==> flow/design.v <==
`timescale 1ns / 1ps
module display7(clk, seg_number, an_number, seg, an, btnU
    );
    input clk, btnU;
    output reg [7:0] seg;
    output reg [3:0] an;
    input wire [3:0] seg_number;
    input wire [1:0] an_number;
    always @ (*)
    begin 
        case(seg_number)
            4'h0: seg = 8'b11000000;
            4'h1: seg = 8'b11111001;
            4'h2: seg = 8'b10100100;
            4'h3: seg = 8'b10110000;
            4'h4: seg = 8'b10011001;
            4'h5: seg = 8'b10010010;
            4'h6: seg = 8'b10000010;
            4'h7: seg = 8'b11111000;
            4'h8: seg = 8'b10000000;
            4'h9: seg = 8'b10010000;
            default: seg = 8'b00000000;
        endcase
        case(an_number)
            2'b00: an = 4'b0111;
            2'b01:
            begin
            an = 4'b1011;
            seg[7] = 0;
            end
            2'b10: an = 4'b1101;
            2'b11: an = 4'b1110;
            default: an = 4'b0000;
        endcase
     end 
endmodule
`timescale 1ns / 1ps
module notes(clk, rst, speaker, signal
    );
    input clk;
    input rst;
    input [1:0] signal;
    output reg speaker;
    reg [3:0] seg_number;
    reg [1:0] an_number;
    reg [7:0] counter;
    always @(posedge clk)
    begin
        if (rst)
        begin
            counter <= 0;
            speaker <= 0;
        end
        else if (signal == 2'b00)
        begin
            counter <= 0;
            speaker <= 0;
        end  
        else if (signal == 2'b01)
        begin
            if(counter==55) counter <= 0; else counter <= counter+1;
            speaker <= counter[5];
        end
        else  
        begin
            if(counter==221) counter <= 0; else counter <= counter+1;
            speaker <= counter[7];
        end
    end
endmodule
`timescale 1ns / 1ps
module randomNumber #(parameter BITS = 5)(
    input clk,
    input rst,
    output reg [4:0] data
    );
   reg [4:0] data_next;
   always @* begin
    data_next[4] = data[4]^data[1];
    data_next[3] = data[3]^data[0];
    data_next[2] = data[2]^data_next[4];
    data_next[1] = data[1]^data_next[3];
    data_next[0] = data[0]^data_next[2];
   end
   always @(posedge clk) begin
    if(rst)
        data <= 5'h1f;
    else
        data <= data_next;
   end
endmodule
`timescale 1ns / 1ps
module clock_1hz(clk, rst, clk_1hz
    );
    input clk;
    input rst;
    output clk_1hz;
    reg clk_1hz;
    reg [12:0] counter;
    always @ (posedge clk)
        if (rst)
            begin
                counter <= 0;
                clk_1hz <= 0;
            end
        else if (counter == 13'd4999)
            begin
                counter <= 0;
                clk_1hz <= 1;
            end
        else
            begin
                clk_1hz <= 0;
                counter <= counter + 1;
            end    
endmodule
`timescale 1ns / 1ps
module clock_500hz(clk, rst, clk_500hz
    );
    input clk;
    input rst;
    output clk_500hz;
    reg clk_500hz;
    reg [3:0] counter;
    always @ (posedge clk)
        begin
            if (rst)
            begin
                counter <= 0;
                clk_500hz <= 0;
            end
            else if (counter == 4'd9)
            begin
                counter <= 0;
                clk_500hz <= 1;
            end
            else
            begin
                clk_500hz <= 0;
                counter <= counter + 1;
            end    
        end
endmodule
`timescale 1ns / 1ps
module bopit(clk, rst, btnR, btnD, btnL, btnU, btnS, sw, seg, an, led, speaker 
    );
    input clk;
    input rst;
    input btnR, btnS, btnD, btnU, btnL;
    input [7:0] sw;
    output reg [7:0] led;
    output [7:0] seg;
    output [3:0] an;
    reg [3:0] seg_number;
    reg [1:0] an_number;
    wire clk_1hz;  
    wire clk_500hz;  
    wire [4:0] randomBop;  
    output wire speaker;
    reg [1:0] signal;  
    reg [7:0] ledCode;
    reg [3:0] bopCode; 
    reg [3:0] ones_seconds;
    reg [3:0] tens_seconds;
    reg [3:0] ones_score;
    reg [3:0] tens_score;
    integer an_toggle;
    integer an_index;
    integer gameOn;
    integer command_type;
    integer command_number;
    integer roundWon;
    integer roundDelay;
    integer fail_count;
    notes bop_notes(
        .clk(clk),
        .rst(rst),
        .signal(signal),
        .speaker(speaker)
    );
    randomNumber randomNum (
        .clk(clk),
        .rst(rst),
        .data(randomBop)
    );
    clock_1hz clock_1 (
		.clk(clk), 
		.rst(rst),
		.clk_1hz(clk_1hz)
	);
    clock_500hz clock_500 (
        .clk(clk),
        .rst(rst),
        .clk_500hz(clk_500hz)
    );
    display7 segmentDisplay (
            .clk(clk), 
            .seg_number(seg_number), 
            .an_number(an_number), 
            .seg(seg), 
            .an(an), 
            .btnU(btnU) 
    );
    always @ (posedge clk)
    if (rst)
    begin
        ones_seconds <= 0;
        tens_seconds <= 0;
        command_type <= 10;
        command_number <= 8;
        an_toggle <= 0;
        an_index <= 0;
        ones_score <= 0;
        tens_score <= 0;
        bopCode <= 0;
        ledCode <= 0;
        gameOn <= 1;
        roundWon <= 0;
        roundDelay <= 0;
        signal <= 0;
        fail_count <= 0;
        seg_number <= 0;
        an_number <= 0;
        led <= 0;
    end
    else
    begin
        if (btnS)
        begin
            roundWon <= 0;
            roundDelay <= 0;
            gameOn <= 1;
            ones_score <= 0;
            tens_score <= 0;
            ones_seconds <= 0;
            tens_seconds <= 0;
            bopCode <= randomBop % 12;
            fail_count <= 0;
        end
        if (!roundWon)
        begin
        case(bopCode)
            0:
            begin  
                if (sw[0])
                begin
                    roundWon <= 1;
                end
                else if(sw[7:0] || btnU || btnL || btnD || btnR)
                begin
                    gameOn <= 0;
                end
            end
            1:
            begin  
                if (sw[1])
                begin
                    roundWon <= 1;
                end
                else if(sw[7:0] || btnU || btnL || btnD || btnR)
                begin
                    gameOn <= 0;
                end
            end
            2:
            begin  
                if (sw[2])
                begin
                    roundWon <= 1;
                end
                else if(sw[7:0] || btnU || btnL || btnD || btnR)
                begin
                    gameOn <= 0;
                end
            end
            3:
            begin  
                if (sw[3])
                begin
                    roundWon <= 1;
                end
                else if(sw[7:0] || btnU || btnL || btnD || btnR)
                begin
                    gameOn <= 0;
                end
            end
            4:
            begin  
                if (sw[4])
                begin
                    roundWon <= 1;
                end
                else if(sw[7:0] || btnU || btnL || btnD || btnR)
                begin
                    gameOn <= 0;
                end
            end
            5:
            begin  
                if (sw[5])
                begin
                    roundWon <= 1;
                end
                else if(sw[7:0] || btnU || btnL || btnD || btnR)
                begin
                    gameOn <= 0;
                end
            end
            6:
            begin  
                if (sw[6])
                begin
                    roundWon <= 1;
                end
                else if(sw[7:0] || btnU || btnL || btnD || btnR)
                begin
                    gameOn <= 0;
                end
            end
            7:
            begin  
                if (sw[7])
                begin
                    roundWon <= 1;
                end
                else if(sw[7:0] || btnU || btnL || btnD || btnR)
                begin
                    gameOn <= 0;
                end
            end
            8:
            begin  
                if (btnU)
                begin
                    roundWon <= 1;
                end
                else if(sw[7:0] || btnU || btnL || btnD || btnR)
                begin
                    gameOn <= 0;
                end
            end
            9:
            begin  
                if (btnR)
                begin
                    roundWon <= 1;
                end
                else if(sw[7:0] || btnU || btnL || btnD || btnR)
                begin
                    gameOn <= 0;
                end
            end
            10:
            begin  
                if (btnD)
                begin
                    roundWon <= 1;
                end
                else if(sw[7:0] || btnU || btnL || btnD || btnR)
                begin
                    gameOn <= 0;
                end
            end
            11:
            begin  
                if (btnL)
                begin
                    roundWon <= 1;
                end
                else if(sw[7:0] || btnU || btnL || btnD || btnR)
                begin
                    gameOn <= 0;
                end
            end
        endcase
        end
        if (clk_1hz && gameOn)
        begin
            if (roundWon)
            begin
                if (roundDelay == 0)
                    signal <= 1;
                if (roundDelay == 1)
                    signal <= 0;
                if (roundDelay == 3)
                begin
                    roundWon <= 0;
                    roundDelay <= 0;
                    bopCode <= randomBop % 12;
                    if (ones_score == 4'b1001)
                    begin
                       ones_score <= 0; 
                       tens_score <= tens_score + 1;
                    end
                    else
                    begin
                       ones_score <= ones_score + 1;
                    end
                end
                else
                begin
                    roundDelay <= roundDelay + 1;
                end
                   ones_seconds <= 0;
                   tens_seconds <= 0;
            end
            else
            begin 
                ones_seconds <= ones_seconds + 1;
                if (ones_seconds == 4'b1001)
                begin
                    ones_seconds <= 0; 
                    tens_seconds <= tens_seconds + 1;
                end
            end
        end
        if (tens_seconds == 4'b0001)
        begin
            ones_seconds <= 0;
            tens_seconds <= 0;
            gameOn <= 0;
        end
        if (clk_500hz && gameOn)  
        begin
            an_index <= an_toggle % 4;
            case(an_index)
                0:
                begin
                    if (bopCode > 4'b0111)  
                    begin
                        seg_number <= 4'b1000;
                        ledCode <= 8'b00000000;
                        led [7:0] <= ledCode [7:0];
                    end
                    else  
                    begin
                        seg_number <= 4'b0101;
                        ledCode <= 8'b00000001 << (bopCode % 8);
                        led [7:0] <= ledCode [7:0];
                    end
                    an_number <= an_index;
                end
                1:
                begin
                    seg_number <= bopCode % 8; 
                    an_number <= an_index;
                end
                2:
                begin
                    seg_number <= tens_seconds;
                    an_number <= an_index;
                end
                3:
                begin
                    seg_number <= ones_seconds;
                    an_number <= an_index;                  
                end
                default:
                begin
                    seg_number <= 0;
                    an_number <= 0;
                end
            endcase
            an_toggle <= an_toggle + 1;
        end
        else if (clk_500hz && !gameOn)
        begin
            if (fail_count != 500)
            begin
                signal <= 2;
                fail_count <= fail_count + 1;
            end
            if (fail_count == 500)
                signal <= 0;
            an_index <= an_toggle % 4;
            case(an_index)
                0:
                begin
                    seg_number <= 0;
                    an_number <= an_index;
                end
                1:
                begin
                    seg_number <= 0;
                    an_number <= an_index;
                end
                2:
                begin
                    seg_number <= tens_score;
                    an_number <= an_index;
                end
                3:
                begin
                    seg_number <= ones_score;
                    an_number <= an_index;                  
                end
                default:
                begin
                    seg_number <= 0;
                    an_number <= 0;
                end
            endcase
            an_toggle <= an_toggle + 1;
        end
    end
endmodule
; Reports on bopit
; Each step is given for the RTL above and for the edited RTL.
; Lines under "orig" count in the file above, lines under "edited" in the edited file.
; "delta": "edited" minus "orig" as printed here. "change_rel_pct": 100 x difference / "orig".
; Operators carry their Yosys type and port widths (W data, S select, Z words).
; The mark -- stands for no value.
[setup]
top_module = bopit
clock_port = clk
cell_library = sky130hd
pvt_corner = tt_025C_1v80

; The edit
; Unified diff, file above to edited file.
; This change comes from a script, not from a designer. The edited design behaves differently; no optimisation was intended.
; begin of diff
@@ -47,10 +47,5 @@
     always @(posedge clk)
     begin
-        if (rst)
-        begin
-            counter <= 0;
-            speaker <= 0;
-        end
-        else if (signal == 2'b00)
+        if (signal == 2'b00)
         begin
             counter <= 0;
; end of diff

; After elaboration
; Counts by Yosys on the flattened word-level netlist (proc, flatten, opt, wreduce; memories kept). Print and check cells are left out. Cells with the same type and inputs are merged into one.
; Memory sizes are those after Yosys's memory passes, which may raise the word count (mostly to a power of two), join words into wider ones and drop unused or constant bits.
[word_totals]
columns = element, orig, edited, delta, change_rel_pct
row1 = ff_bits, 269, 269, 0, 0.00
row2 = romBits, 128, 128, 0, 0.00
row3 = clocked_rd_ports_x_width, 8, 8, 0, 0.00
row4 = memories, 1, 1, 0, 0.00
row5 = in_bits, 15, 15, 0, 0.00
row6 = out_inout_bits, 21, 21, 0, 0.00
row7 = wordCells, 194, 193, -1, -0.52
[op_classes]
columns = element, orig, edited, delta, change_rel_pct
row1 = addsub, 10, 10, 0, 0.00
row2 = div_mod_pow, 1, 1, 0, 0.00
row3 = compare, 1, 1, 0, 0.00
row4 = n_eq, 29, 29, 0, 0.00
row5 = shift, 1, 1, 0, 0.00
row6 = muxes, 96, 96, 0, 0.00
row7 = n_logic, 6, 6, 0, 0.00
row8 = n_reduce_logical, 25, 24, -1, -4.00
[memory_table]
columns = element, orig, edited
row1 = mem_shapes, 16 x 8 bit 1R0W, 16 x 8 bit 1R0W
[op_table]
columns = operator, orig, edited, delta, change_rel_pct
row1 = $reduce_or A2 Y1, 5, 4, -1, -20.00
; Operator kinds equal on both sides are left out: 44.

; Logic depth
; Depth = most cells in a row (Yosys ltp): at word level without a register or memory, in the mapped netlist without a sequential cell, where the memories' decode and read muxes count.
[depth]
columns = element, orig, edited, delta, change_rel_pct
row1 = ltp_word, 9, 9, 0, 0.00
row2 = abc_area, 0, 0, --, --
row3 = mapped_depth, 13, 12, -1, -7.69
row4 = depth_no_buf, 11, 10, -1, -9.09

; Synthesis result
; The flow's flattened synthesis, as Yosys stat reports it; memories are mapped. The netlist is that of the ABC_AREA named above (0 if unset); the other value can give another one.
[mapped]
columns = element, orig, edited, delta, change_rel_pct
row1 = cell_count, 1375, 1356, -19, -1.38
row2 = synth_area_um2, 11685.0, 11649.9, -35.1, -0.30
row3 = seqArea_um2, 4964.8, 4964.8, 0.0, 0.00
row4 = ffs, 248, 248, 0, 0.00
row5 = n_buf, 73, 76, 3, 4.11
[by_type]
columns = type, orig, edited, delta, change_rel_pct
row1 = sky130_fd_sc_hd__nand2_1, 161, 117, -44, -27.33
row2 = sky130_fd_sc_hd__nor4bb_1, 1, 32, 31, 3100.00
row3 = sky130_fd_sc_hd__and2_1, 73, 44, -29, -39.73
row4 = sky130_fd_sc_hd__mux2i_1, 13, 27, 14, 107.69
row5 = sky130_fd_sc_hd__a31oi_1, 25, 15, -10, -40.00
row6 = sky130_fd_sc_hd__xnor2_1, 18, 28, 10, 55.56
row7 = sky130_fd_sc_hd__xor2_1, 42, 33, -9, -21.43
row8 = sky130_fd_sc_hd__nor2_1, 121, 129, 8, 6.61
row9 = sky130_fd_sc_hd__nand4_1, 41, 33, -8, -19.51
row10 = sky130_fd_sc_hd__o21ai_0, 41, 49, 8, 19.51
row11 = sky130_fd_sc_hd__inv_1, 29, 36, 7, 24.14
row12 = sky130_fd_sc_hd__nand2b_1, 3, 10, 7, 233.33
row13 = sky130_fd_sc_hd__and3_1, 19, 25, 6, 31.58
row14 = sky130_fd_sc_hd__nand3b_1, 12, 18, 6, 50.00
row15 = sky130_fd_sc_hd__a211oi_1, 11, 5, -6, -54.55
row16 = sky130_fd_sc_hd__o32ai_1, 0, 6, 6, --
row17 = sky130_fd_sc_hd__a21oi_1, 81, 76, -5, -6.17
row18 = sky130_fd_sc_hd__or2_2, 10, 5, -5, -50.00
; Cell types equal on both sides are left out: 12.
; Not every row of either side is listed.
; By module: a second synthesis without flattening, with its own total; a netlist apart from the flattened one above.
[hier_totals]
columns = element, orig, edited, delta, change_rel_pct
row1 = cells_unflattened, 1290, 1283, -7, -0.54
row2 = hier_area_um2, 11013.1, 10991.8, -21.3, -0.19
; Each row is one instance without its submodules.
[modules_orig]
columns = mod, n_inst, cells, mod_area_um2, seq_area_um2
row1 = bopit, 1, 1108, 9384.0, 4144.0
row2 = clock_1hz, 1, 66, 589.3, 280.3
row3 = notes, 1, 49, 435.4, 180.2
row4 = display7, 1, 30, 206.4, 0.0
row5 = clock_500hz, 1, 21, 205.2, 100.1
row6 = randomNumber, 1, 16, 192.7, 100.1
[modules_edited]
columns = mod, n_inst, cells, mod_area_um2, seq_area_um2
row1 = bopit, 1, 1108, 9384.0, 4144.0
row2 = clock_1hz, 1, 66, 589.3, 280.3
row3 = notes, 1, 42, 414.1, 180.2
row4 = display7, 1, 30, 206.4, 0.0
row5 = clock_500hz, 1, 21, 205.2, 100.1
row6 = randomNumber, 1, 16, 192.7, 100.1

; Path before layout
; Source: OpenSTA report_checks on the synthesized netlist (no wires, ideal clock, input and output delay 20% of the period each), path of least setup slack; recovery checks are left aside. Register names are those of the netlist, which keeps one name where synthesis merged equal registers.
[synth_path]
columns = element, orig, edited, delta, change_rel_pct
row1 = kind, input -> register, input -> register, --, --
row2 = from, input port sw[2], input port sw[1], --, --
row3 = to, register gameOn[17], register gameOn[14], --, --
row4 = period_ps, 10000, 10000, 0, 0.00
row5 = input_delay_ps, 2000, 2000, 0, 0.00
row6 = setup_time_ps, 58, 91, 33, --
row7 = t_arrival_ps, 3621, 3710, 89, 2.46
row8 = t_required_ps, 9942, 9909, -33, -0.33
row9 = setup_slack_ps, 6322, 6198, -124, --
row10 = path_delay_ps, 1679, 1801, 122, 7.27
row11 = driving_pins, 7, 7, 0, 0.00
row12 = path_buffers, 1, 1, 0, 0.00
row13 = synth_period_reached_ps, 3678, 3802, 124, 3.37
; "path_delay_ps" is the arrival time less input delay plus setup time.
; "driving_pins": output pins that drive a net of the path, with the launching flip-flop's if there is one; two outputs of one cell count as two.
; "synth_period_reached_ps" is the clock period less the worst setup slack; recovery checks do not enter. This is arithmetic on one report: input and output delays are still those of the set period (20% each).
; The rows between start and end are the longest chain of elaborated cells between them; the timing report does not say that the signal goes this way. Where chains are equally long, one stands for them.
; Each line given opens the expression or statement behind the cell; cells for indexed reads and writes are added by Yosys, which also makes memories of some case tables.
; At most two assigning lines are given for a register; there are more.
[synth_via_orig]
cell_sequence = sky130_fd_sc_hd__nor4_1 > sky130_fd_sc_hd__a41oi_1 > sky130_fd_sc_hd__nor3_1 > sky130_fd_sc_hd__nor4_1 > sky130_fd_sc_hd__a2111oi_1 > sky130_fd_sc_hd__clkbuf_1 > sky130_fd_sc_hd__and2_2
elab_chain_cells = 8
cone_cells = 19
[synth_lines_orig]
columns = element, line
row1 = from (decl), 150  ; input [7:0] sw;
row2 = $logic_or A8 B1 Y1, 370  ; else if(sw[7:0] || btnU || btnL || btnD || btnR)
row3 = $logic_or A1 B1 Y1 x3, 370
row4 = $mux W32, 370
row5 = $mux W32, 366  ; if (btnL)
row6 = $pmux W32 S12, 242  ; case(bopCode)
row7 = $mux W32, 240  ; if (!roundWon)
row8 = to (assign), 232  ; gameOn <= 1;
row9 = to (assign), 251  ; gameOn <= 0;
row10 = to (decl), 169  ; integer gameOn;
[synth_via_edited]
cell_sequence = sky130_fd_sc_hd__or4_1 > sky130_fd_sc_hd__nor4_2 > sky130_fd_sc_hd__o311ai_1 > sky130_fd_sc_hd__a21oi_2 > sky130_fd_sc_hd__nor4_4 > sky130_fd_sc_hd__buf_2 > sky130_fd_sc_hd__nor4bb_1
elab_chain_cells = 8
cone_cells = 19
[synth_lines_edited]
columns = element, line
row1 = from (decl), 145  ; input [7:0] sw;
row2 = $logic_or A8 B1 Y1, 365  ; else if(sw[7:0] || btnU || btnL || btnD || btnR)
row3 = $logic_or A1 B1 Y1 x3, 365
row4 = $mux W32, 365
row5 = $mux W32, 361  ; if (btnL)
row6 = $pmux W32 S12, 237  ; case(bopCode)
row7 = $mux W32, 235  ; if (!roundWon)
row8 = to (assign), 227  ; gameOn <= 1;
row9 = to (assign), 246  ; gameOn <= 0;
row10 = to (decl), 164  ; integer gameOn;

; Path in the finished layout
; From the final timing report of each run of pair 1: the path of least setup slack in the routed layout; clock arrival at registers is part of the times.
; The report prints the path's times to 10 ps; the period is as set.
[layout_path]
columns = element, orig, edited, delta, change_rel_pct
row1 = kind, input -> register, input -> register, --, --
row2 = from, input port rst, input port sw[1], --, --
row3 = to, register gameOn[17], register gameOn[26], --, --
row4 = period_ps, 10000, 10000, 0, 0.00
row5 = input_delay_ps, 2000, 2000, 0, 0.00
row6 = setup_time_ps, 100, 100, 0, --
row7 = t_arrival_ps, 4290, 4540, 250, 5.83
row8 = t_required_ps, 10430, 10410, -20, -0.19
row9 = setup_slack_ps, 6140, 5870, -270, --
row10 = driving_pins, 6, 8, 2, 33.33
row11 = path_buffers, 4, 2, -2, -50.00
; The rows between start and end are the longest chain of elaborated cells between them; the timing report does not say that the signal goes this way. Where chains are equally long, one stands for them.
; At most two assigning lines are given for a register; there are more.
[layout_via_orig]
cell_sequence = sky130_fd_sc_hd__buf_4 > sky130_fd_sc_hd__buf_4 > sky130_fd_sc_hd__buf_4 > sky130_fd_sc_hd__a2111oi_2 > sky130_fd_sc_hd__buf_4 > sky130_fd_sc_hd__and2_2
elab_chain_cells = 1
cone_cells = 1
lines_between = 0
[layout_lines_orig]
columns = element, line
row1 = from (decl), 148  ; input rst;
row2 = $reduce_or A2 Y1, --
row3 = to (assign), 217  ; gameOn <= 1;
row4 = to (assign), 232  ; gameOn <= 1;
row5 = to (decl), 169  ; integer gameOn;
[layout_via_edited]
cell_sequence = sky130_fd_sc_hd__clkdlybuf4s50_1 > sky130_fd_sc_hd__or4_1 > sky130_fd_sc_hd__nor4_2 > sky130_fd_sc_hd__o311ai_1 > sky130_fd_sc_hd__a21oi_2 > sky130_fd_sc_hd__nor4_4 > sky130_fd_sc_hd__buf_4 > sky130_fd_sc_hd__nor4bb_1
elab_chain_cells = 8
cone_cells = 19
[layout_lines_edited]
columns = element, line
row1 = from (decl), 145  ; input [7:0] sw;
row2 = $logic_or A8 B1 Y1, 365  ; else if(sw[7:0] || btnU || btnL || btnD || btnR)
row3 = $logic_or A1 B1 Y1 x3, 365
row4 = $mux W32, 365
row5 = $mux W32, 361  ; if (btnL)
row6 = $pmux W32 S12, 237  ; case(bopCode)
row7 = $mux W32, 235  ; if (!roundWon)
row8 = to (assign), 227  ; gameOn <= 1;
row9 = to (assign), 246  ; gameOn <= 0;
row10 = to (decl), 164  ; integer gameOn;

; Flow runs
; Both versions went through the flow (Yosys, OpenROAD) with the same settings in each pair. Constraints: input delay and output delay 20% of the set period each, output load 0.01 pF.
[settings_pair_1]
CORE_UTILIZATION = 40
period_ns = 10.0
CAP_MARGIN = 20
CORE_MARGIN = 2
SLEW_MARGIN = 20
[results_pair_1]
columns = element, orig, edited, delta, change_rel_pct
row1 = synthesis_area_um2, 11685.0, 11649.9, -35.1, -0.30
row2 = die_um2, 30595.3, 30506.1, -89.2, -0.29
row3 = final_stdcell_area_um2, 13176.4, 13222.7, 46.3, 0.35
row4 = finish.utilization_pct, 45.9, 46.1, 0.2, --
row5 = worstSetupSlack_ps, 6137, 5875, -262, --
row6 = tns_setup_ps, 0, 0, 0, --
row7 = fin_hold_ws_ps, 448, 450, 2, --
row8 = final_power_mw, 2.224, 2.301, 0.077, 3.46
row9 = period_less_ws_ps, 3863, 4125, 262, 6.78
[settings_pair_2]
CAP_MARGIN = 20
CELL_PAD_IN_SITES_GLOBAL_PLACEMENT = 0
CORE_MARGIN = 3
CORE_UTILIZATION = 58
CTS_CLUSTER_DIAMETER = 346
GPL_ROUTABILITY_DRIVEN = 0
MAX_ROUTING_LAYER = met5
PLACE_DENSITY_LB_ADDON = 0.18
SLEW_MARGIN = 40
TNS_END_PERCENT = 50
period_ns = 5.94
[results_pair_2]
columns = element, orig, edited, delta, change_rel_pct
row1 = synthesis_area_um2, 11685.0, 11649.9, -35.1, -0.30
row2 = die_um2, 21886.2, 21822.7, -63.5, -0.29
row3 = final_stdcell_area_um2, 13056.3, 12949.9, -106.4, -0.81
row4 = finish.utilization_pct, 66.4, 66.1, -0.3, --
row5 = worstSetupSlack_ps, 2603, 2590, -13, --
row6 = tns_setup_ps, 0, 0, 0, --
row7 = fin_hold_ws_ps, 446, 457, 11, --
row8 = final_power_mw, 3.754, 3.687, -0.067, -1.78
row9 = period_less_ws_ps, 3337, 3350, 13, 0.39
; "period_less_ws_ps" means the clock period less the worst setup slack. The figure is calculated, with input and output delays left at 20% of the set period.
; "final_power_mw": no workload was simulated; the value follows from the tool's default switching activity.
